==> flow/design.v <==
module mulary
  (
   input wire        clk,
   input wire        reset,
   input integer     req_command,
   input wire [31:0] req_in_1,
   input wire [31:0] req_in_2,
   output reg [63:0] resp_result
   );
   reg           y_signed, y_signed0, y_signed1;
   reg           x_, x0_, x1_;
   reg [15:0]    x0, x1, y1, y2;
   reg [23:0]    y0, y3;
   wire [2:0]    br00 = {x0[1:0],1'b0};
   wire [2:0]    br01 = x0[3:1];
   wire [2:0]    br02 = x0[5:3];
   wire [2:0]    br03 = x0[7:5];
   wire [2:0]    br04 = {x0[9:8],x0_};
   wire [2:0]    br05 = x0[11:9];
   wire [2:0]    br06 = x0[13:11];
   wire [2:0]    br07 = x0[15:13];
   wire [2:0]    br10 = {x1[1:0],x_};
   wire [2:0]    br11 = x1[3:1];
   wire [2:0]    br12 = x1[5:3];
   wire [2:0]    br13 = x1[7:5];
   wire [2:0]    br14 = {x1[9:8],x1_};
   wire [2:0]    br15 = x1[11:9];
   wire [2:0]    br16 = x1[13:11];
   wire [2:0]    br17 = x1[15:13];
   reg           ng00, ng01, ng02, ng03, ng04, ng05, ng06, ng07;
   reg           ng10, ng11, ng12, ng13, ng14, ng15, ng16, ng17;
   always @(*)begin
      y_signed = 1'b0;
      y_signed0 = 1'b0;
      y_signed1 = 1'b0;
      x_  = 1'b0;
      x0_ = 1'b0;
      x1_ = 1'b0;
      x0 = 16'h0;
      x1 = 16'h0;
      y0 = 24'h0;
      y1 = 16'h0;
      y2 = 16'h0;
      y3 = 24'h0;
      ng00 = (br00[2:1]==2'b10)|(br00[2:0]==3'b110);
      ng01 = (br01[2:1]==2'b10)|(br01[2:0]==3'b110);
      ng02 = (br02[2:1]==2'b10)|(br02[2:0]==3'b110);
      ng03 = (br03[2:1]==2'b10)|(br03[2:0]==3'b110);
      ng04 = (br04[2:1]==2'b10)|(br04[2:0]==3'b110);
      ng05 = (br05[2:1]==2'b10)|(br05[2:0]==3'b110);
      ng06 = (br06[2:1]==2'b10)|(br06[2:0]==3'b110);
      ng07 = (br07[2:1]==2'b10)|(br07[2:0]==3'b110);
      if((req_command==0)|(req_command==1))begin
         ng10 = 1'b0;
         ng11 = 1'b0;
         ng12 = 1'b0;
         ng13 = 1'b0;
      end else begin
         ng10 = (br10[2:1]==2'b10)|(br10[2:0]==3'b110);
         ng11 = (br11[2:1]==2'b10)|(br11[2:0]==3'b110);
         ng12 = (br12[2:1]==2'b10)|(br12[2:0]==3'b110);
         ng13 = (br13[2:1]==2'b10)|(br13[2:0]==3'b110);
      end
      ng14 = (br14[2:1]==2'b10)|(br14[2:0]==3'b110);
      ng15 = (br15[2:1]==2'b10)|(br15[2:0]==3'b110);
      ng16 = (br16[2:1]==2'b10)|(br16[2:0]==3'b110);
      ng17 = (br17[2:1]==2'b10)|(br17[2:0]==3'b110);
      case(req_command)
        0,
        1,
        2,
        6,
        8,
        10,
        12,
        13:begin
           y_signed = 1'b0;
           y_signed0 = 1'b0;
           y_signed1 = 1'b0;
        end
        3,
        4:begin
           y_signed = 1'b1;
           y_signed0 = 1'b0;
           y_signed1 = 1'b0;
        end
        7,
        9,
        11:begin
           y_signed = 1'b1;
           y_signed0 = 1'b1;
           y_signed1 = 1'b1;
        end
      endcase
      case(req_command)
        0,
        1:begin
           x_  = req_in_1[7];
           x0_ = req_in_1[7];
           x1_ = req_in_1[15];
           x0[15:0] = req_in_1[15:0];
           x1[15:0] = req_in_1[23:8];
           y0[23:0] = req_in_2[23:0];
           y1[15:0] = req_in_2[15:0];
           y2[15:0] = req_in_2[23:8];
           y3[23:0] = req_in_2[23:0];
        end
        2,
        3,
        4:begin
           x_       = 1'b0;
           x0_ = req_in_1[7];
           x1_ = req_in_1[7];
           x0[15:0] = req_in_1[15:0];
           x1[15:0] = req_in_1[15:0];
           y0[23:0] = {8'h0,req_in_2[15:0]};
           y1[15:0] = req_in_2[15:0];
           y2[15:0] = req_in_2[31:16];
           y3[23:0] = {req_in_2[31:16],8'h0};
        end
        6,
        7,
        8,
        9:begin
           x_       = 1'b0;
           x0_ = req_in_1[7];
           x1_ = req_in_1[23];
           x0[15:0] = req_in_1[15:0];
           x1[15:0] = req_in_1[31:16];
           y0[23:0] = {8'h0,req_in_2[15:0]};
           y1[15:0] = req_in_2[15:0];
           y2[15:0] = req_in_2[31:16];
           y3[23:0] = {req_in_2[31:16],8'h0};
        end
        10,
        11:begin
           x_       = 1'b0;
           x0_      = 1'b0;
           x1_      = 1'b0;
           x0[15:0] = req_in_1[15:0];
           x1[15:0] = req_in_1[31:16];
           y0[23:0] = {req_in_2[7:0],16'h0};
           y1[15:0] = {req_in_2[15:8],8'h0};
           y2[15:0] = {8'h0,req_in_2[23:16]};
           y3[23:0] = {16'h0,req_in_2[31:24]};
        end
        12,
        13:begin
           x_       = 1'b0;
           x0_      = 1'b0;
           x1_      = 1'b0;
           x0[15:0] = req_in_1[15:0];
           x1[15:0] = req_in_1[31:16];
           y0[23:0] = {16'h0,req_in_2[7:0]};
           y1[15:0] = {req_in_2[15:8],8'h0};
           y2[15:0] = {8'h0,req_in_2[23:16]};
           y3[23:0] = {req_in_2[31:24],16'h0};
        end
      endcase
   end
   always @(*) begin
     resp_result = 64'h0;  
     case(req_command)
       0,
       1:begin
          resp_result[63:0] = (64'hfffe0000_00000000
                               +(result0      )
                               +(result1 << 8 )
                               + (((x1[15])? req_in_2[23:0] : 0) <<24)  );
       end
       2:begin
          resp_result[63:0] = (64'hfffdfffe_00000000
                               +(result0      )
                               +(result1 << 8 )
                               + (((x0[15])? req_in_2[15:0]  : 0) <<16)
                               + (((x1[15])? req_in_2[31:16] : 0) <<32)  );
       end
       4:begin
          resp_result[63:0] = ((64'hfffcfffe_00000000|{~(req_in_1[15]&req_in_2[31]),48'h0000_00000000})
                               +(result0      )
                               +(result1 << 8 )
                               + (((x0[15])? req_in_2[15:0]  : 0) <<16)
                               + (((x1[15])? req_in_2[31:16] : 0) <<32)  );
       end
       3:begin
          resp_result[63:0] = (64'hfffdfffe_00000000
                               +(result0     )
                               +(result1 << 8)  );
       end
       6:begin
          resp_result[63:0] = (64'hfffffffc_00000000
                               +(result0      )
                               +(result1 >> 8 )
                               + (((x0[15])? req_in_2[15:0]  : 0) <<16)
                               + (((x1[15])? req_in_2[31:16] : 0) <<16)  );
       end
       7:begin
          resp_result[63:0] = (64'hfffffffc_00000000
                               +(result0      )
                               +(result1 >> 8 )   );
       end
       8:begin
          resp_result[63:0] = (64'hfffffffe_00000000
                               +(result0      )
                               +(result1 << 24)
                               + (((x0[15])? req_in_2[15:0]  : 0) <<16)
                               + (((x1[15])? req_in_2[31:16] : 0) <<48)  );
       end
       9:begin
          resp_result[63:0] = ((64'hfffffffe_00000000|{req_in_1[15]^req_in_2[15],32'h00000000})
                               +(result0     )
                               +(result1 <<24));
       end
       10:begin
          resp_result[63:0] = (64'hfffffff8_00000000
                               +(result0      )
                               +(result1 << 8 )
                               + (((x0[7] )? req_in_2[7:0]  : 0) << 24)
                               + (((x0[15])? req_in_2[15:8] : 0) << 24)
                               + (((x1[7] )? req_in_2[23:16]: 0) << 24)
                               + (((x1[15])? req_in_2[31:24]: 0) << 24)  );
       end
       11:begin
          resp_result[63:0] = (64'hfffffff8_00000000
                               +(result0      )
                               +(result1 << 8 )  );
       end
       12,
       13:begin
          resp_result[63:0] = (64'hfffffffe_00000000
                               +(result0      )
                               +(result1 << 24)
                               + (((x0[7] )? req_in_2[7:0]  : 0) << 8)
                               + (((x0[15])? req_in_2[15:8] : 0) << 24)
                               + (((x1[7] )? req_in_2[23:16]: 0) << 40)
                               + (((x1[15])? req_in_2[31:24]: 0) << 56)  );
       end
     endcase
   end
   wire [27:0]   by00, by01, by02, by03, by04, by05, by06, by07;
   wire [27:0]   by10, by11, by12, by13, by14, by15, by16, by17;
   booth0 booth00(.i(0), .y_signed(y_signed0), .br(br00), .y(y0), .by(by00), .com(req_command));
   booth0 booth01(.i(1), .y_signed(y_signed0), .br(br01), .y(y0), .by(by01), .com(req_command));
   booth0 booth02(.i(1), .y_signed(y_signed0), .br(br02), .y(y0), .by(by02), .com(req_command));
   booth0 booth03(.i(1), .y_signed(y_signed0), .br(br03), .y(y0), .by(by03), .com(req_command));
   booth1 booth04(.i(0), .y_signed(y_signed1), .br(br04), .y(y1), .by(by04), .com(req_command));
   booth1 booth05(.i(1), .y_signed(y_signed1), .br(br05), .y(y1), .by(by05), .com(req_command));
   booth1 booth06(.i(1), .y_signed(y_signed1), .br(br06), .y(y1), .by(by06), .com(req_command));
   booth1 booth07(.i(1), .y_signed(y_signed1), .br(br07), .y(y1), .by(by07), .com(req_command));
   booth2 booth10(.i(0), .y_signed(y_signed), .br(br10), .y(y2), .by(by10), .com(req_command));
   booth2 booth11(.i(1), .y_signed(y_signed), .br(br11), .y(y2), .by(by11), .com(req_command));
   booth2 booth12(.i(1), .y_signed(y_signed), .br(br12), .y(y2), .by(by12), .com(req_command));
   booth2 booth13(.i(1), .y_signed(y_signed), .br(br13), .y(y2), .by(by13), .com(req_command));
   booth3 booth14(.i(0), .y_signed(y_signed), .br(br14), .y(y3), .by(by14), .com(req_command));
   booth3 booth15(.i(1), .y_signed(y_signed), .br(br15), .y(y3), .by(by15), .com(req_command));
   booth3 booth16(.i(1), .y_signed(y_signed), .br(br16), .y(y3), .by(by16), .com(req_command));
   booth3 booth17(.i(1), .y_signed(y_signed), .br(br17), .y(y3), .by(by17), .com(req_command));
   wire [63:0]   result0 = ((({1'b0,by00}+ng00)) +
                            (({1'b0,by01}+ng01)<<2) +
                            (({1'b0,by02}+ng02)<<4) +
                            (({1'b0,by03}+ng03)<<6) +
                            (({1'b0,by04}+ng04)<<8) +
                            (({1'b0,by05}+ng05)<<10) +
                            (({1'b0,by06}+ng06)<<12) +
                            (({1'b0,by07}+ng07)<<14) );
   wire [63:0]   result1 = ((({1'b0,by10}+(ng10<<8))) +
                            (({1'b0,by11}+(ng11<<8))<<2) +
                            (({1'b0,by12}+(ng12<<8))<<4) +
                            (({1'b0,by13}+(ng13<<8))<<6) +
                            (({1'b0,by14}+ng14)<<8) +
                            (({1'b0,by15}+ng15)<<10) +
                            (({1'b0,by16}+ng16)<<12) +
                            (({1'b0,by17}+ng17)<<14) );
endmodule
module booth0
  (
   input             i,
   input             y_signed,
   input [2:0]       br,
   input [23:0]      y,
   input integer     com,
   output reg [27:0] by
   );
   wire              y_sign = (com==11) ? y[23] : y[15]&y_signed;
   wire              S = ((br==3'b000)|(br==3'b111)) ? 1'b0 : y_sign^br[2] ;
   always @(*) begin
      case(br)
        3'b000: by[15:0] =  {16{1'b0}};
        3'b001: by[15:0] =  {y[15:0]};
        3'b010: by[15:0] =  {y[15:0]};
        3'b011: by[15:0] =  {y[14:0],1'b0};
        3'b100: by[15:0] = ~{y[14:0],1'b0};
        3'b101: by[15:0] = ~{y[15:0]};
        3'b110: by[15:0] = ~{y[15:0]};
        3'b111: by[15:0] =  {16{1'b0}};
      endcase
      if((com==0)||(com==1)||(com==10)||(com==11))begin
         case(br)
           3'b000: by[24:16] =  {9{1'b0}};
           3'b001: by[24:16] =  {y[23]&y_signed,y[23:16]};
           3'b010: by[24:16] =  {y[23]&y_signed,y[23:16]};
           3'b011: by[24:16] =  {y[23:15]};
           3'b100: by[24:16] = ~{y[23:15]};
           3'b101: by[24:16] = ~{y[23]&y_signed,y[23:16]};
           3'b110: by[24:16] = ~{y[23]&y_signed,y[23:16]};
           3'b111: by[24:16] =  {9{1'b0}};
         endcase
         if(i) by[27:25] = {2'b01,~S};
         else  by[27:25] = {~S,S,S};
      end else begin
         case(br)
           3'b000: by[16] =  1'b0;
           3'b001: by[16] =  y[15]&y_signed;
           3'b010: by[16] =  y[15]&y_signed;
           3'b011: by[16] =  y[15];
           3'b100: by[16] = ~y[15];
           3'b101: by[16] = ~(y[15]&y_signed);
           3'b110: by[16] = ~(y[15]&y_signed);
           3'b111: by[16] =  1'b0;
         endcase
         if(i) by[27:17] = {8'h0,2'b01,~S};
         else  by[27:17] = {8'h0,~S,S,S};
      end
   end
endmodule
module booth1
  (
   input             i,
   input             y_signed,
   input [2:0]       br,
   input [15:0]      y,
   input integer     com,
   output reg [27:0] by
   );
   wire              S = ((br==3'b000)|(br==3'b111)) ? 1'b0 : (y[15]&y_signed)^br[2] ;
   always @(*) begin
      case(br)
        3'b000: by[15:0] =  {16{1'b0}};
        3'b001: by[15:0] =  {y[15:0]};
        3'b010: by[15:0] =  {y[15:0]};
        3'b011: by[15:0] =  {y[14:0],1'b0};
        3'b100: by[15:0] = ~{y[14:0],1'b0};
        3'b101: by[15:0] = ~{y[15:0]};
        3'b110: by[15:0] = ~{y[15:0]};
        3'b111: by[15:0] =  {16{1'b0}};
      endcase
      by[27:16] = 0;  
      case(com)
        0,
        1: begin
           case(br)
             3'b000: by[16] =  1'b0;
             3'b001: by[16] =  1'b0;
             3'b010: by[16] =  1'b0;
             3'b011: by[16] =  y[15];
             3'b100: by[16] = ~y[15];
             3'b101: by[16] =  1'b0;
             3'b110: by[16] =  1'b0;
             3'b111: by[16] =  1'b0;
           endcase
           by[27:17] = 0;
        end
        2,
        3,
        4,
        6,
        7,
        8,
        9,
        12,
        13: begin
           case(br)
             3'b000: by[16] =  1'b0;
             3'b001: by[16] =  y[15]&y_signed;
             3'b010: by[16] =  y[15]&y_signed;
             3'b011: by[16] =  y[15];
             3'b100: by[16] = ~y[15];
             3'b101: by[16] =~(y[15]&y_signed);
             3'b110: by[16] =~(y[15]&y_signed);
             3'b111: by[16] =  1'b0;
           endcase
           by[27:17] = {8'h0,2'b01,~S};
        end
        10,
        11: begin
           case(br)
             3'b000: by[16] =  1'b0;
             3'b001: by[16] =  y[15]&y_signed;
             3'b010: by[16] =  y[15]&y_signed;
             3'b011: by[16] =  y[15];
             3'b100: by[16] = ~y[15];
             3'b101: by[16] =~(y[15]&y_signed);
             3'b110: by[16] =~(y[15]&y_signed);
             3'b111: by[16] =  1'b0;
           endcase
           if(i) by[27:17] = {8'h0,2'b01,~S};
           else  by[27:17] = {8'h0,~S,S,S};
        end
      endcase
   end
endmodule
module booth2
  (
   input             i,
   input             y_signed,
   input [2:0]       br,
   input [15:0]      y,
   input integer     com,
   output reg [27:0] by
   );
   wire              y_sign = ((com==11) ? y[7] : y[15]) & y_signed;
   wire              S = ((br==3'b000)|(br==3'b111)) ? 1'b0 : y_sign^br[2] ;
   always @(*) begin
      if((com==10)||(com==11))begin
         if(i) by[19:17] = {2'b01,~S};
         else  by[19:17] = {~S,S,S};
         by[24:20] = 0;
      end else begin
         case(br)
           3'b000: by[24:17] =  {8{1'b0}};
           3'b001: by[24:17] =  {y[15]&y_signed,y[15:9]};
           3'b010: by[24:17] =  {y[15]&y_signed,y[15:9]};
           3'b011: by[24:17] =  {y[15:8]};
           3'b100: by[24:17] = ~{y[15:8]};
           3'b101: by[24:17] = ~{y[15]&y_signed,y[15:9]};
           3'b110: by[24:17] = ~{y[15]&y_signed,y[15:9]};
           3'b111: by[24:17] =  {8{1'b0}};
         endcase
      end
      if((com==0)|(com==1))begin
         case(br)
           3'b000: by[16] =  1'b0;
           3'b001: by[16] =  y[8];
           3'b010: by[16] =  y[8];
           3'b011: by[16] =  1'b0;
           3'b100: by[16] =  1'b0;
           3'b101: by[16] = ~y[8];
           3'b110: by[16] = ~y[8];
           3'b111: by[16] =  1'b0;
         endcase
         by[27:25] = {2'b01,~S};
         by[15:0] = ({16{1'b0}});
      end else if((com==10)|(com==11))begin
         case(br)
           3'b000: by[16:8] =  {9{1'b0}};
           3'b001: by[16:8] =  {y[7]&y_signed,y[7:0]};
           3'b010: by[16:8] =  {y[7]&y_signed,y[7:0]};
           3'b011: by[16:8] =  {y[7:0],1'b0};
           3'b100: by[16:8] = ~{y[7:0],1'b0};
           3'b101: by[16:8] = ~{y[7]&y_signed,y[7:0]};
           3'b110: by[16:8] = ~{y[7]&y_signed,y[7:0]};
           3'b111: by[16:8] =  {9{1'b0}};
         endcase
         by[27:25] = 0;
         by[7:0] = 0;
      end else begin
         case(br)
           3'b000: by[16:8] =  {9{1'b0}};
           3'b001: by[16:8] =   y[8:0];
           3'b010: by[16:8] =   y[8:0];
           3'b011: by[16:8] =  {y[7:0],1'b0};
           3'b100: by[16:8] = ~{y[7:0],1'b0};
           3'b101: by[16:8] =  ~y[8:0];
           3'b110: by[16:8] =  ~y[8:0];
           3'b111: by[16:8] =  {9{1'b0}};
         endcase
         if(i) by[27:25] = {2'b01,~S};
         else  by[27:25] = {~S,S,S};
         by[7:0] = 0;
      end
   end
endmodule
module booth3
  (
   input             i,
   input             y_signed,
   input [2:0]       br,
   input [23:0]      y,
   input integer     com,
   output reg [27:0] by
   );
   wire              y_sign = ((com==11) ? y[7] : y[23]) & y_signed;
   wire              S = ((br==3'b000)|(br==3'b111)) ? 1'b0 : y_sign^br[2] ;
   always @(*) begin
      case(br)
        3'b000: by[7:0] =  {8{1'b0}};
        3'b001: by[7:0] =  {y[7:0]};
        3'b010: by[7:0] =  {y[7:0]};
        3'b011: by[7:0] =  {y[6:0],1'b0};
        3'b100: by[7:0] = ~{y[6:0],1'b0};
        3'b101: by[7:0] = ~{y[7:0]};
        3'b110: by[7:0] = ~{y[7:0]};
        3'b111: by[7:0] =  {8{1'b0}};
      endcase
      if((com==10)||(com==11))begin
         case(br)
           3'b000: by[8] =  1'b0;
           3'b001: by[8] =  y[7]&y_signed;
           3'b010: by[8] =  y[7]&y_signed;
           3'b011: by[8] =  y[7];
           3'b100: by[8] = ~y[7];
           3'b101: by[8] =~(y[7]&y_signed);
           3'b110: by[8] =~(y[7]&y_signed);
           3'b111: by[8] =  1'b0;
         endcase
         if(i) by[11:9] = {2'b01,~S};
         else  by[11:9] = {~S,S,S};
         by[27:12] = 0;
      end else begin
         case(br)
           3'b000: by[24:8] =  {17{1'b0}};
           3'b001: by[24:8] =  {y[23]&y_signed,y[23:8]};
           3'b010: by[24:8] =  {y[23]&y_signed,y[23:8]};
           3'b011: by[24:8] =  {y[23:7]};
           3'b100: by[24:8] = ~{y[23:7]};
           3'b101: by[24:8] = ~{y[23]&y_signed,y[23:8]};
           3'b110: by[24:8] = ~{y[23]&y_signed,y[23:8]};
           3'b111: by[24:8] =  {17{1'b0}};
         endcase
         by[27:25] = {2'b01,~S};
      end
   end
endmodule
module cpa
  (
   input integer      req_command,
   input wire [63:0]  mul,
   input wire [4:0]   mulctl,
   input wire [31:0]  aln0,
   input wire [31:0]  aln1,
   input wire [31:0]  aln2,
   input wire [31:0]  aln3,
   output wire [31:0] add0,
   output wire [31:0] add1,
   output wire [31:0] add2,
   output wire [31:0] add3,
   output wire [81:0] addo
   );
   wire [81:0]        alnmul = (((mulctl[4]) ? {16'h0,mul[63:0]} : {mul[47:0],32'h0}) ^
                                {{34{mulctl[3]}},{16{mulctl[2]}},{16{mulctl[1]}},{16{mulctl[0]}}} );
   wire [2:0]         alnctl = (req_command==13) ? mulctl[2:0] : 3'b0;
   reg                cin0, cin1, cin2, cin3;
   wire [16:0]        sum01 = aln0[15: 0] + alnmul[63:48] + cin0;
   wire [16:0]        sum11 = aln1[15: 0] + alnmul[47:32] + cin1;
   wire [16:0]        sum21 = aln2[15: 0] + alnmul[31:16] + cin2;
   wire [16:0]        sum31 = aln3[15: 0] + alnmul[15: 0] + cin3;
   wire [17:0]        sum00 = aln0[31:16] + alnmul[81:64]   + sum01[16];
   wire [16:0]        sum10 = aln1[31:16] + {16{alnctl[2]}} + sum11[16];
   wire [16:0]        sum20 = aln2[31:16] + {16{alnctl[1]}} + sum21[16];
   wire [16:0]        sum30 = aln3[31:16] + {16{alnctl[0]}} + sum31[16];
   always @(*) begin
      if(req_command==13)begin
         cin0 = (mulctl[3]==1'b1);
         cin1 = (mulctl[2]==1'b1);
         cin2 = (mulctl[1]==1'b1);
         cin3 = (mulctl[0]==1'b1);
      end else begin
         cin0 = sum11[16];
         cin1 = sum21[16];
         cin2 = sum31[16];
         cin3 = (mulctl[0]==1'b1);
      end
   end
   assign add0 = {sum00[15:0], sum01[15:0]};
   assign add1 = {sum10[15:0], sum11[15:0]};
   assign add2 = {sum20[15:0], sum21[15:0]};
   assign add3 = {sum30[15:0], sum31[15:0]};
   assign addo = {sum00[17:0], sum01[15:0], sum11[15:0], sum21[15:0], sum31[15:0]};
endmodule
module fmad_check
  (
   input [31:0]      x,
   input [31:0]      y,
   input [31:0]      z,
   output reg [31:0] rslt,
   output reg [4:0]  flag
   );
   always @ (x or y or z) begin
      rslt = {32{1'bx}};
      flag = 5'h0;
      if((x[30:23]==8'hff)&(x[22:0]!=0))begin
         rslt    = x|32'h00400000;
         flag[4] = ~x[22]|((y[30:23]==8'hff)&~y[22]&(y[21:0]!=0))|((z[30:23]==8'hff)&~z[22]&(z[21:0]!=0));
      end else if((y[30:23]==8'hff)&(y[22:0]!=0))begin
         rslt    = y|32'h00400000;
         flag[4] = ~y[22]|((x[30:23]==8'hff)&~x[22]&(x[21:0]!=0))|((z[30:23]==8'hff)&~z[22]&(z[21:0]!=0));
      end else if(((x[30:23]==8'hff)&(y[30:0]==0))|((y[30:23]==8'hff)&(x[30:0]==0)))begin
         rslt    = 32'hffc00000;
         flag[4] = 1'b1;
      end else if((z[30:23]==8'hff)&(z[22:0]!=0))begin
         rslt    = z|32'h00400000;
         flag[4] = ~z[22]|((x[30:23]==8'hff)&~x[22]&(x[21:0]!=0))|((y[30:23]==8'hff)&~y[22]&(y[21:0]!=0));
      end else if(((x[30:23]==8'hff)|(y[30:23]==8'hff))&((z[30:23]==8'hff)))begin
         if((x[31]^y[31])==z[31])begin
            rslt    = z[31:0];
         end else begin
            rslt    = 32'hffc00000;
            flag[4] = 1'b1;
         end
      end else if(x[30:23]==8'hff)begin
         rslt = {x[31]^y[31],x[30:0]};
      end else if(y[30:23]==8'hff)begin
         rslt = {x[31]^y[31],y[30:0]};
      end else if(z[30:23]==8'hff)begin
         rslt = z[31:0];
      end else if((x[30:0]==0)|(y[30:0]==0))begin
         if(z[30:0]==0)
           rslt = {z[31]&(x[31]^y[31]),z[30:0]};
         else
           rslt = z;
      end else begin
         flag[0] = 1'b1;
      end
   end
endmodule
module fmad
  (
   input                    clk,
   input                    reset,
   input                    req,
   input integer            req_command,
   input [31:0]             x,
   input [31:0]             y,
   input [31:0]             z,
   input [31:0]             w,
   output reg signed [31:0] acc0, acc1, acc2, acc3,  
   output reg signed [ 9:0] exp0, exp1, exp2, exp3,  
   output reg [31:0]        rslt,                    
   output reg [4:0]         flag                     
   );
   reg               en0, en1;
   always @ (*) begin
      if(reset)begin
         en0 = 1'b0;
      end else begin
         en0 = req;
      end
   end
   always @ (posedge clk) begin
      if(reset)begin
         en1 <= 1'b0;
      end else begin
         en1 <= en0;
      end
   end
   wire[4:0]         flag0i;                    
   wire [31:0]       rslt0i;                    
   reg [4:0]         flag0, flag1;              
   reg [31:0]        rslt0, rslt1;              
   fmad_check fmad_check
     (
      .x(x),
      .y(y),
      .z(z),
      .rslt(rslt0i),
      .flag(flag0i)
   );
   always @ (posedge clk) begin
      if(en0) begin
         if(req_command==1)begin
            flag0 <= flag0i;
            rslt0 <= rslt0i;
         end else begin
            flag0 <= 0;
         end
      end
      if(en1)begin
         flag1 <= flag0;
         rslt1 <= rslt0;
      end
   end
   wire [23:0]       fracx = {(x[30:23]!=8'h00),x[22:0]};                    
   wire [23:0]       fracy = {(y[30:23]!=8'h00),y[22:0]};                    
   wire [31:0]       fracz = {(z[30:23]!=8'h00),z[22:0],8'h0};               
   wire [7:0]        expx =       (x[30:23]==8'h00) ? 8'h01 : x[30:23];      
   wire [7:0]        expy =       (y[30:23]==8'h00) ? 8'h01 : y[30:23];      
   wire signed [8:0] expz = {1'b0,(z[30:23]==8'h00) ? 8'h01 : z[30:23]};     
   wire signed [9:0] expm = expx+expy-127+1;                                 
   wire signed [9:0] expd = expm-expz;                                       
   wire [63:0]       muli;
   wire [31:0]       req_in_1 = ((req_command == 1) ? {8'h0,fracx[23:0]}
                                 :                    {1'b1,x[6:0],  1'b1,y[6:0],  1'b1,z[6:0],  1'b1,w[6:0]});
   wire [31:0]       req_in_2 = ((req_command == 1) ? {8'h0,fracy[23:0]}
                                 :                    {1'b1,x[22:16],1'b1,y[22:16],1'b1,z[22:16],1'b1,w[22:16]});
   mulary mulary
     (
      .clk(clk),
      .reset(reset),
      .req_command(req_command),
      .req_in_1(req_in_1),
      .req_in_2(req_in_2),
      .resp_result(muli)
   );
   reg [5:0]         sfti;
   always @ (*) begin
      if(expd>=55)begin
         sfti = 55;
      end else if(expd>=0)begin
         sfti = expd;
      end else if(expd>=-32)begin
         sfti = expd+32;
      end else begin
         sfti = 0;
      end
   end
   reg [5:0]         sft0, sft1, sft2, sft3;
   reg [8:0]         expa;                                                               
   reg               sgnz;                                                               
   wire signed [9:0] exp0p = {1'b0,x[30:23]} + {1'b0,x[14:7]};                           
   wire signed [9:0] exp1p = {1'b0,y[30:23]} + {1'b0,y[14:7]};                           
   wire signed [9:0] exp2p = {1'b0,z[30:23]} + {1'b0,z[14:7]};                           
   wire signed [9:0] exp3p = {1'b0,w[30:23]} + {1'b0,w[14:7]};                           
   reg signed [9:0]  exp0l, exp1l, exp2l, exp3l;                                         
   wire sftout0 = ((exp0l==0) | (aln0[48:30]!={19{1'b0}}) & (aln0[48:30]!={19{1'b1}}));  
   wire sftout1 = ((exp1l==0) | (aln1[48:30]!={19{1'b0}}) & (aln1[48:30]!={19{1'b1}}));  
   wire sftout2 = ((exp2l==0) | (aln2[48:30]!={19{1'b0}}) & (aln2[48:30]!={19{1'b1}}));  
   wire sftout3 = ((exp3l==0) | (aln3[48:30]!={19{1'b0}}) & (aln3[48:30]!={19{1'b1}}));  
   wire signed [9:0] exp0i = (!sftout0) ? exp0 : exp0l;                                  
   wire signed [9:0] exp1i = (!sftout1) ? exp1 : exp1l;                                  
   wire signed [9:0] exp2i = (!sftout2) ? exp2 : exp2l;                                  
   wire signed [9:0] exp3i = (!sftout3) ? exp3 : exp3l;                                  
   wire signed [9:0] exd0 = exp0p - exp0i + 16;                                          
   wire signed [9:0] exd1 = exp1p - exp1i + 16;                                          
   wire signed [9:0] exd2 = exp2p - exp2i + 16;                                          
   wire signed [9:0] exd3 = exp3p - exp3i + 16;                                          
   reg [63:0]        mul;
   reg [4:0]         mulctl;
   reg [48:0]        aln0, aln1, aln2, aln3;
   wire [31:0]       add0, add1, add2, add3;
   always @ (posedge clk) begin
      if(en0)begin
         if(req_command==13)begin
            if((x[30:23]==0)|(x[14:7]==0)|(exd0<0))  exp0l <= 0;
            else                                     exp0l <= exp0p;
            if((y[30:23]==0)|(y[14:7]==0)|(exd1<0))  exp1l <= 0;
            else                                     exp1l <= exp1p;
            if((z[30:23]==0)|(z[14:7]==0)|(exd2<0))  exp2l <= 0;
            else                                     exp2l <= exp2p;
            if((w[30:23]==0)|(w[14:7]==0)|(exd3<0))  exp3l <= 0;
            else                                     exp3l <= exp3p;
         end
         if(req_command==13)begin
            mul <= muli;
         end else begin
            mul <= {16'h0,muli[47:0]};
         end
         if(req_command==1)begin
            sgnz <= z[31];
            if(expd>=0)begin
               expa <= expm;
            end else if(expd>=-32)begin
               expa <= expm+32;
            end else begin
               expa <= expz;
            end
         end
         if(req_command==13)begin
            mulctl <= {1'b1,x[31]^x[15], y[31]^y[15], z[31]^z[15], w[31]^w[15]};
         end else begin
            if(expd>=0) mulctl <= {1'b0,{4{(x[31]^y[31]^z[31])}}};
            else        mulctl <= {1'b1,{4{(x[31]^y[31]^z[31])}}};
         end
         if(req_command==13)begin
            if(exd0[9:6]!=0) sft0 <= 63;
            else             sft0 <= exd0;
            if(exd1[9:6]!=0) sft1 <= 63;
            else             sft1 <= exd1;
            if(exd2[9:6]!=0) sft2 <= 63;
            else             sft2 <= exd2;
            if(exd3[9:6]!=0) sft3 <= 63;
            else             sft3 <= exd3;
         end else begin
            if(sfti>=48)begin
               acc0 <= 0;            acc1 <= fracz;            acc2 <= fracz;            acc3 <= fracz;
               sft0 <= 0;            sft1 <= sfti;             sft2 <= sfti-16;          sft3 <= sfti-32;
            end else if(sfti>=32)begin
               acc0 <= fracz;        acc1 <= fracz;            acc2 <= fracz;            acc3 <= {fracz,16'h0};
               sft0 <= sfti+16;      sft1 <= sfti;             sft2 <= sfti-16;          sft3 <= sfti-16;
            end else if(sfti>=16)begin
               acc0 <= fracz;        acc1 <= fracz;            acc2 <= {fracz,16'h0};    acc3 <= 0;
               sft0 <= sfti+16;      sft1 <= sfti;             sft2 <= sfti;             sft3 <= 0;
            end else begin
               acc0 <= fracz;        acc1 <= {fracz,16'h0};    acc2 <= 0;                acc3 <= 0;
               sft0 <= sfti+16;      sft1 <= sfti+16;          sft2 <= 0;                sft3 <= 0;
            end
         end
      end
      if(reset)begin
         exp0 <= 0;
         acc0 <= 0;
         exp1 <= 0;
         acc1 <= 0;
         exp2 <= 0;
         acc2 <= 0;
         exp3 <= 0;
         acc3 <= 0;
      end else if((req_command==13)&(en1))begin  
         if(!sftout0)begin
            exp0 <= exp0l;
            acc0 <= add0;
         end
         if(!sftout1)begin
            exp1 <= exp1l;
            acc1 <= add1;
         end
         if(!sftout2)begin
            exp2 <= exp2l;
            acc2 <= add2;
         end
         if(!sftout3)begin
            exp3 <= exp3l;
            acc3 <= add3;
         end
      end
   end
   always @ (*) begin
      if(req_command==1)begin  
         aln0 = {acc0,16'h0}>>sft0;
         aln1 = {acc1,16'h0}>>sft1;
         aln2 = {acc2,16'h0}>>sft2;
         aln3 = {acc3,16'h0}>>sft3;
      end else begin
         aln0 = $signed({acc0,16'h0})>>>sft0;
         aln1 = $signed({acc1,16'h0})>>>sft1;
         aln2 = $signed({acc2,16'h0})>>>sft2;
         aln3 = $signed({acc3,16'h0})>>>sft3;
      end
   end
   wire [81:0]       addi;
   cpa cpa
     (
      .req_command(req_command),   
      .mul(mul),
      .mulctl(mulctl),
      .aln0(aln0),      .aln1(aln1),      .aln2(aln2),      .aln3(aln3),
      .add0(add0),      .add1(add1),      .add2(add2),      .add3(add3),
      .addo(addi)
   );
   reg [81:0]        add;
   reg [8:0]         expr;
   reg               sgnr;
   always @ (posedge clk) begin
      if(en1 & flag0[0])begin
         add[81:0] <= addi;
         sgnr <= sgnz;
         expr <= expa;
      end
   end
   wire [64:0]   nrmi,nrm0,nrm1,nrm2,nrm3,nrm4,nrm5;
   wire [1:0]    ssn;
   wire [5:0]    nrmsft;                                 
   assign nrmsft[5] = (~(|nrmi[64:32])|(&nrmi[64:32]))& (expr[8:5]!=4'h0);
   assign nrmsft[4] = (~(|nrm5[64:48])|(&nrm5[64:48]))&((expr[8:4]&{3'h7,~nrmsft[5],  1'b1})!=5'h00);
   assign nrmsft[3] = (~(|nrm4[64:56])|(&nrm4[64:56]))&((expr[8:3]&{3'h7,~nrmsft[5:4],1'b1})!=6'h00);
   assign nrmsft[2] = (~(|nrm3[64:60])|(&nrm3[64:60]))&((expr[8:2]&{3'h7,~nrmsft[5:3],1'b1})!=7'h00);
   assign nrmsft[1] = (~(|nrm2[64:62])|(&nrm2[64:62]))&((expr[8:1]&{3'h7,~nrmsft[5:2],1'b1})!=8'h00);
   assign nrmsft[0] = (~(|nrm1[64:63])|(&nrm1[64:63]))&((expr[8:0]&{3'h7,~nrmsft[5:1],1'b1})!=9'h000);
   assign nrmi = {add[81:18],(|add[17:0])};
   assign nrm5 = (~nrmsft[5]) ? nrmi : {add[49:0], 15'h0};
   assign nrm4 = (~nrmsft[4]) ? nrm5 : {nrm5[48:0], 16'h0000};
   assign nrm3 = (~nrmsft[3]) ? nrm4 : {nrm4[56:0], 8'h00};
   assign nrm2 = (~nrmsft[2]) ? nrm3 : {nrm3[60:0], 4'h0};
   assign nrm1 = (~nrmsft[1]) ? nrm2 : {nrm2[62:0], 2'b00};
   assign nrm0 = (~nrmsft[0]) ? nrm1 : {nrm1[63:0], 1'b0};
   assign ssn = {nrm0[38],(|nrm0[37:0])};
   wire [2:0]    grsn = {nrm0[40:39],(|ssn)};
   wire          rnd = (~nrmi[64]) ? (grsn[1:0]==2'b11)|(grsn[2:1]==2'b11)
                                   : ((grsn[1:0]==2'b00)|                           
                                      ((grsn[1]^grsn[0])     &(grsn[0]))|           
                                      ((grsn[2]^(|grsn[1:0]))&(grsn[1]^grsn[0])));  
   wire [9:0]    expn = expr-nrmsft+{1'b0,(nrm0[64]^nrm0[63])};  
   wire [30:0]   rsltr = (~nrm0[64]) ? {expn,nrm0[62:40]}+rnd : {expn,~nrm0[62:40]}+rnd;
   always @ (*) begin
      rslt[31] = sgnr^add[81];
      flag = 0;
      if(flag1[0] == 1'b0)begin
         rslt = rslt1;
         flag = flag1;
      end else if(nrmi==0)begin
         rslt[31:0] = 32'h00000000;
      end else if(expn[9])begin
         rslt[30:0] = 31'h00000000;
         flag[0] = 1'b1;
         flag[1] = 1'b1;
      end else if((expn[8:0]>=9'h0ff)&(~expn[9]))begin
         rslt[30:0] = 31'h7f800000;
         flag[0] = 1'b1;
         flag[2] = 1'b1;
      end else if(~nrm0[64])begin
         rslt[30:0] = rsltr[30:0];
         flag[0] = |grsn[1:0] | (rsltr[30:23]==8'hff);
         flag[1] = ((rsltr[30:23]==8'h00)|((expn[7:0]==8'h00)&~ssn[1]))&(|grsn[1:0]);
         flag[2] = (rsltr[30:23]==8'hff);
      end else begin
         rslt[30:0] = rsltr[30:0];
         flag[0] = |grsn[1:0] | (rsltr[30:23]==8'hff);
         flag[1] = ((rsltr[30:23]==8'h00)|((expn[7:0]==8'h00)&((~ssn[1]&~ssn[0])|(ssn[1]&ssn[0])) ))&(|grsn[1:0]);
         flag[2] = (rsltr[30:23]==8'hff);
      end
   end
endmodule
module fmad_fp32
  (
   input         clk,
   input         reset,
   input         req,
   input [31:0]  x,
   input [31:0]  y,
   input [31:0]  z,
   output [31:0] rslt,
   output [4:0]  flag
   );
   wire signed [31:0] acc0, acc1, acc2, acc3;
   wire signed [9:0]  exp0, exp1, exp2, exp3;
   fmad fmad
     (
      .clk(clk),
      .reset(reset),
      .req(req),
      .req_command(1),
      .x(x),
      .y(y),
      .z(z),
      .w(32'h0),
      .acc0(acc0), .acc1(acc1), .acc2(acc2), .acc3(acc3),
      .exp0(exp0), .exp1(exp1), .exp2(exp2), .exp3(exp3),
      .rslt(rslt),
      .flag(flag)
   );
endmodule
* From RTL to reports: fmad_fp32
What the tools print for fmad_fp32, step after step. Line numbers count from 1 in the design file above. Operators: Yosys type, input widths -> output width; for muxes data width and select width s. Library cell names are shortened. The mark - stands for no value.
Inputs: top fmad_fp32, clock port clk, cell library sky130hd, library corner tt_025C_1v80

* After elaboration
Counts by Yosys on the flattened word-level netlist (proc, flatten, opt, wreduce; memories kept). Register bits leave out memories and registers merged into their read ports (data or address). Print and check cells are left out. Cells with the same type and inputs are merged into one. Memory sizes are those after Yosys's memory passes, which may raise the word count (mostly to a power of two), join words into wider ones and drop unused or constant bits.
Bit counts: word-level cells 537, output and inout port bits 37, bits in read-only memories 48, memory cells 1, register bits 376
Memories:
- (name not given) | depth 16, bits a word 3, rd ports 1, wr ports 0, RTL line 68 | case(req_command)
Operators by class: mux-type cells 114, add/sub/neg operators 52, reduce/logical cells 96, eq/ne operators 98, $lt $le $gt $ge 7, shift-type cells 4, bitwise gates (word level) 143
Operators with widths (number):
- $mux 32 | 21
- $pmux 16 s5 | 7
- $mux 65 | 6
- $pmux 17 s5 | 4
- $pmux 8 s5 | 8
- $add 27x1->28 | 6
- $shr 48x6->16 | 3
- $pmux 9 s5 | 3
- $eq 3x3->1 const B | 44
- $mux 31 | 4
- $add 48x48->48 | 2
- $logic_not 31->1 | 3
- $xor 82x82->82 | 1
- $mux 80 | 1
- $add 17x1->18 | 4
- $reduce_bool 23->1 | 3
- $add 16x16->17 | 4
- $add 17x1->17 | 4
- $reduce_or 2->1 | 34
- $reduce_bool 22->1 | 3
- $eq 3x2->1 const B | 22
- $mux 6 | 11
- $logic_not 65->1 | 1
- $pmux 16 s4 | 1
- $add 31x1->31 | 2
- $shr 48x6->32 | 1
- $or 1x1->1 | 45
- $add 1x39->40 const A | 1
Not listed: further kinds 93, cells in them 265.

* Depth
Depth = most cells in a row (Yosys ltp): at word level without a register or memory, in the mapped netlist without a sequential cell, where the memories' decode and read muxes count.
Depth: word-level depth 46, ABC_AREA 1, depth in mapped cells 95

* After synthesis
Yosys stat after the flow's synthesis: flattened, memories mapped to cells. It holds for the ABC_AREA given above (unset counts as 0); a run with the other value may have another netlist. Totals and module areas in this step are rounded.
Cells by type:
- edfxtp_1 | number 243, total area 7.3E+03 µm²
- nand2_1 | number 1520, total area 5.71E+03 µm²
- fa_1 | number 235, total area 4.7E+03 µm²
- ha_1 | number 335, total area 4191.52 µm²
- inv_1 | number 1037, total area 3.89E+03 µm²
- o21ai_0 | number 758, total area 3.79E+03 µm²
- xor2_1 | number 372, total area 3.26E+03 µm²
- a21oi_1 | number 536, total area 2.68E+03 µm²
- nand3_1 | number 430, total area 2.15E+03 µm²
- nor2_1 | number 538, total area 2.02E+03 µm²
- dfxtp_1 | number 97, total area 1.94E+03 µm²
- a221oi_1 | number 190, total area 1.66E+03 µm²
- clkbuf_1 | number 399, total area 1.5E+03 µm²
- xnor2_1 | number 91, total area 797.014 µm²
- o221ai_1 | number 81, total area 709.43 µm²
- nand4_1 | number 98, total area 613.088 µm²
- o22ai_1 | number 92, total area 575.552 µm²
- mux2i_1 | number 38, total area 380.365 µm²
Not listed: further types 50, cells in them 612.
Mapped netlist: area of sequential cells 9200 µm², cells in the netlist 7702, cell area after synthesis 52000 µm², flip-flops 340

* Timing after synthesis
Path of least setup slack by OpenSTA after synthesis, without wires, with an ideal clock, recovery checks aside; 20% of the period is set as input and as output delay. Where synthesis merged equal registers, the netlist keeps one of their names.
Timing post-synthesis: path kind flip-flop to output port, start point reg fmad.add[56], end point out rslt[2], path delay 10986 ps, clock period 17500 ps, stages 63, arrival time 10986 ps, setup slack 3014 ps, path buffers 19, synthesis period reached 14486 ps
"path delay" = arrival - input delay + setup time. At an output port there is no setup time. "stages" counts driving pins, that of a launching flip-flop among them; a cell with two outputs on the path counts twice. "synthesis period reached" is the clock period less the worst setup slack; recovery checks do not enter. This is arithmetic on one report: input and output delays are still those of the set period (20% each). Between the ends stands the longest chain of elaborated cells between them, by number of cells; it is not shown to be the way that was timed. Of several equally long chains one is given. A line is the first line of the expression or statement that the cell stems from. Yosys adds cells for indexed reads and writes and turns some case tables into memories.
On the way, post-synthesis: path through edfxtp_1 nor2_1 nand2_1 nor2_1 nand2_1 o21ai_2 nand3_2 buf_6 clkbuf_1 buf_1 clkbuf_1 buf_1 ha_1 nor2_1 nand2_1 nand3_4 buf_6 clkbuf_1 [27 not listed] nand3_2 buf_2 inv_1 ha_1 inv_1 ha_1 inv_1 fa_1 o21ai_0 a21oi_1 o21ai_0 xor2_1 inv_1 nand3_1 nand2_1 nor2_1 clkinv_1 o32ai_1, length of the longest elaborated chain 42, elaborated cells on any way between the ends 79
Ends and longest elaborated chain, post-synthesis:
- from (decl) | RTL line 839 | reg [81:0]        add;
- from (assign) | RTL line 844 | add[81:0] <= addi;
- $reduce_or 33->1 | RTL line 852 | assign nrmsft[5] = (~(|nrmi[64:32])|(&nrmi[64:32]))& (expr[8:5]!=4'h0);
- $not 1->1 | RTL line 852
- $or 1x1->1 | RTL line 852
- $and 1x1->1 | RTL line 852
- $mux 65 | RTL line 859 | assign nrm5 = (~nrmsft[5]) ? nrmi : {add[49:0], 15'h0};
- $reduce_or 17->1 | RTL line 853 | assign nrmsft[4] = (~(|nrm5[64:48])|(&nrm5[64:48]))&((expr[8:4]&{3'h7,~nrmsft[5],  1'b1})!=5'h00);
- $not 1->1 | RTL line 853
- [28 not listed]
- $mux 1 | RTL line 867 | wire          rnd = (~nrmi[64]) ? (grsn[1:0]==2'b11)|(grsn[2:1]==2'b11)
- $add 31x1->31 | RTL line 872 | wire [30:0]   rsltr = (~nrm0[64]) ? {expn,nrm0[62:40]}+rnd : {expn,~nrm0[62:40]}+rnd;
- $mux 31 | RTL line 872
- $mux 31 | RTL line 885 | end else if((expn[8:0]>=9'h0ff)&(~expn[9]))begin
- $mux 31 | RTL line 881 | end else if(expn[9])begin
- $mux 31 | RTL line 879 | end else if(nrmi==0)begin
- $mux 32 | RTL line 876 | if(flag1[0] == 1'b0)begin
- to (decl) | RTL line 910 | output [31:0] rslt,

* Path in the finished layout
From the final timing report of record 2: the path of least setup slack in the routed layout; clock arrival at registers is part of the times. The path's times are printed in steps of 10 ps; the period is the one set.
Timing after layout: path kind flip-flop to output port, start point reg fmad.add[70], end point out rslt[2], arrival time 11190 ps, setup slack 890 ps, stages 55, path buffers 4, clock period 15100 ps
Between the ends stands the longest chain of elaborated cells between them, by number of cells; it is not shown to be the way that was timed. Of several equally long chains one is given.
On the way, after layout: path through edfxtp_1 nand2_1 nor2_1 nand2_1 nor2_1 nand2_1 nand2_2 nand3_4 nand2_1 nand2_1 nor2_1 nand2_1 nor2_1 nand2_1 nand2_2 nand3_4 ha_1 nor2_1 [19 not listed] inv_1 ha_1 inv_1 ha_1 inv_1 fa_1 o21ai_0 a21oi_1 o21ai_0 xor2_1 inv_1 nand3_1 nand2_1 nor2_1 buf_4 clkinv_1 o32ai_1 clkdlybuf4s50_1, length of the longest elaborated chain 42, elaborated cells on any way between the ends 79
Ends and longest elaborated chain, after layout:
- from (decl) | RTL line 839 | reg [81:0]        add;
- from (assign) | RTL line 844 | add[81:0] <= addi;
- $reduce_or 33->1 | RTL line 852 | assign nrmsft[5] = (~(|nrmi[64:32])|(&nrmi[64:32]))& (expr[8:5]!=4'h0);
- $not 1->1 | RTL line 852
- $or 1x1->1 | RTL line 852
- $and 1x1->1 | RTL line 852
- $mux 65 | RTL line 859 | assign nrm5 = (~nrmsft[5]) ? nrmi : {add[49:0], 15'h0};
- $reduce_or 17->1 | RTL line 853 | assign nrmsft[4] = (~(|nrm5[64:48])|(&nrm5[64:48]))&((expr[8:4]&{3'h7,~nrmsft[5],  1'b1})!=5'h00);
- $not 1->1 | RTL line 853
- [28 not listed]
- $mux 1 | RTL line 867 | wire          rnd = (~nrmi[64]) ? (grsn[1:0]==2'b11)|(grsn[2:1]==2'b11)
- $add 31x1->31 | RTL line 872 | wire [30:0]   rsltr = (~nrm0[64]) ? {expn,nrm0[62:40]}+rnd : {expn,~nrm0[62:40]}+rnd;
- $mux 31 | RTL line 872
- $mux 31 | RTL line 885 | end else if((expn[8:0]>=9'h0ff)&(~expn[9]))begin
- $mux 31 | RTL line 881 | end else if(expn[9])begin
- $mux 31 | RTL line 879 | end else if(nrmi==0)begin
- $mux 32 | RTL line 876 | if(flag1[0] == 1'b0)begin
- to (decl) | RTL line 910 | output [31:0] rslt,

Hand-over note for fmad_fp32

Below are 6 stored runs of the flow (Yosys, OpenROAD; platform sky130hd) on fmad_fp32, each with its settings and what was measured, unordered. Constraints: input delay and output delay 20% of the set period each, output load 0.01 pF.
"period achieved" means the clock period less the worst setup slack. The figure is calculated, with input and output delays left at 20% of the set period.
"time of the worst setup path" means the part of the period allowed to the worst setup path (the constraints hold back 20% at inputs and 20% at outputs) less its slack; where the path has registers, the arrival times of their clocks count too.
"time of the worst setup path" is given in steps of 10 ps.
Values from the reports are rounded here.

* Record 1 | settings: ABC_AREA 1; CELL_PAD_IN_SITES_DETAIL_PLACEMENT 2; CORE_MARGIN 3; CORE_UTILIZATION 40; CTS_CLUSTER_SIZE 16; GPL_ROUTABILITY_DRIVEN 0; MIN_ROUTING_LAYER met2; period_ns 17.5; CAP_MARGIN 20; SLEW_MARGIN 20 | not finished: routing ended with error GRT-0116
* Record 2 | settings: ABC_AREA 1; CAP_MARGIN 0; CORE_ASPECT_RATIO 0.63; CORE_MARGIN 9; CORE_UTILIZATION 59; CTS_CLUSTER_DIAMETER 261; MAX_ROUTING_LAYER met4; PLACE_DENSITY_LB_ADDON 0.19; SLEW_MARGIN 30; period_ns 15.1 | results: worst setup slack after layout 890 ps; die size 99,000 µm²; period achieved 14,208 ps; standard-cell area of the final layout 55,000 µm²; time of the worst setup path 11,190 ps; type of the worst setup path flip-flop to output port; Yosys chip area after synthesis 52,000 µm²; sum of negative setup slack 0 ps
* Record 3 | settings: CORE_UTILIZATION 51; period_ns 16.8; CAP_MARGIN 20; CORE_MARGIN 2; SLEW_MARGIN 20 | results: worst setup slack after layout 840 ps; die size 110,000 µm²; period achieved 15,964 ps; standard-cell area of the final layout 56,000 µm²; time of the worst setup path 15,960 ps; type of the worst setup path flip-flop to flip-flop; Yosys chip area after synthesis 52,000 µm²; sum of negative setup slack 0 ps
* Record 4 | settings: ABC_AREA 0; CAP_MARGIN 0; CELL_PAD_IN_SITES_DETAIL_PLACEMENT 0; CELL_PAD_IN_SITES_GLOBAL_PLACEMENT 0; CORE_ASPECT_RATIO 0.76; CORE_MARGIN 9; CORE_UTILIZATION 23; CTS_CLUSTER_DIAMETER 261; CTS_CLUSTER_SIZE 58; GPL_ROUTABILITY_DRIVEN 1; GPL_TIMING_DRIVEN 1; HOLD_SLACK_MARGIN 0.3; MAX_ROUTING_LAYER met5; SETUP_SLACK_MARGIN -0.64; SLEW_MARGIN 25; TNS_END_PERCENT 20; period_ns 15.1 | results: worst setup slack after layout -560 ps; die size 240,000 µm²; period achieved 15,655 ps; standard-cell area of the final layout 59,000 µm²; time of the worst setup path 15,660 ps; type of the worst setup path flip-flop to flip-flop; Yosys chip area after synthesis 52,000 µm²; sum of negative setup slack -3,700 ps
* Record 5 | settings: CORE_UTILIZATION 40; period_ns 16.8; CAP_MARGIN 20; CORE_MARGIN 2; SLEW_MARGIN 20 | results: worst setup slack after layout 860 ps; die size 130,000 µm²; period achieved 15,945 ps; standard-cell area of the final layout 57,000 µm²; time of the worst setup path 12,580 ps; type of the worst setup path flip-flop to output port; Yosys chip area after synthesis 52,000 µm²; sum of negative setup slack 0 ps
* Record 6 | settings: CORE_UTILIZATION 40; period_ns 22.8; CAP_MARGIN 20; CORE_MARGIN 2; SLEW_MARGIN 20 | results: worst setup slack after layout 1,600 ps; die size 130,000 µm²; period achieved 21,154 ps; standard-cell area of the final layout 56,000 µm²; time of the worst setup path 16,590 ps; type of the worst setup path flip-flop to output port; Yosys chip area after synthesis 52,000 µm²; sum of negative setup slack 0 ps

End of note.
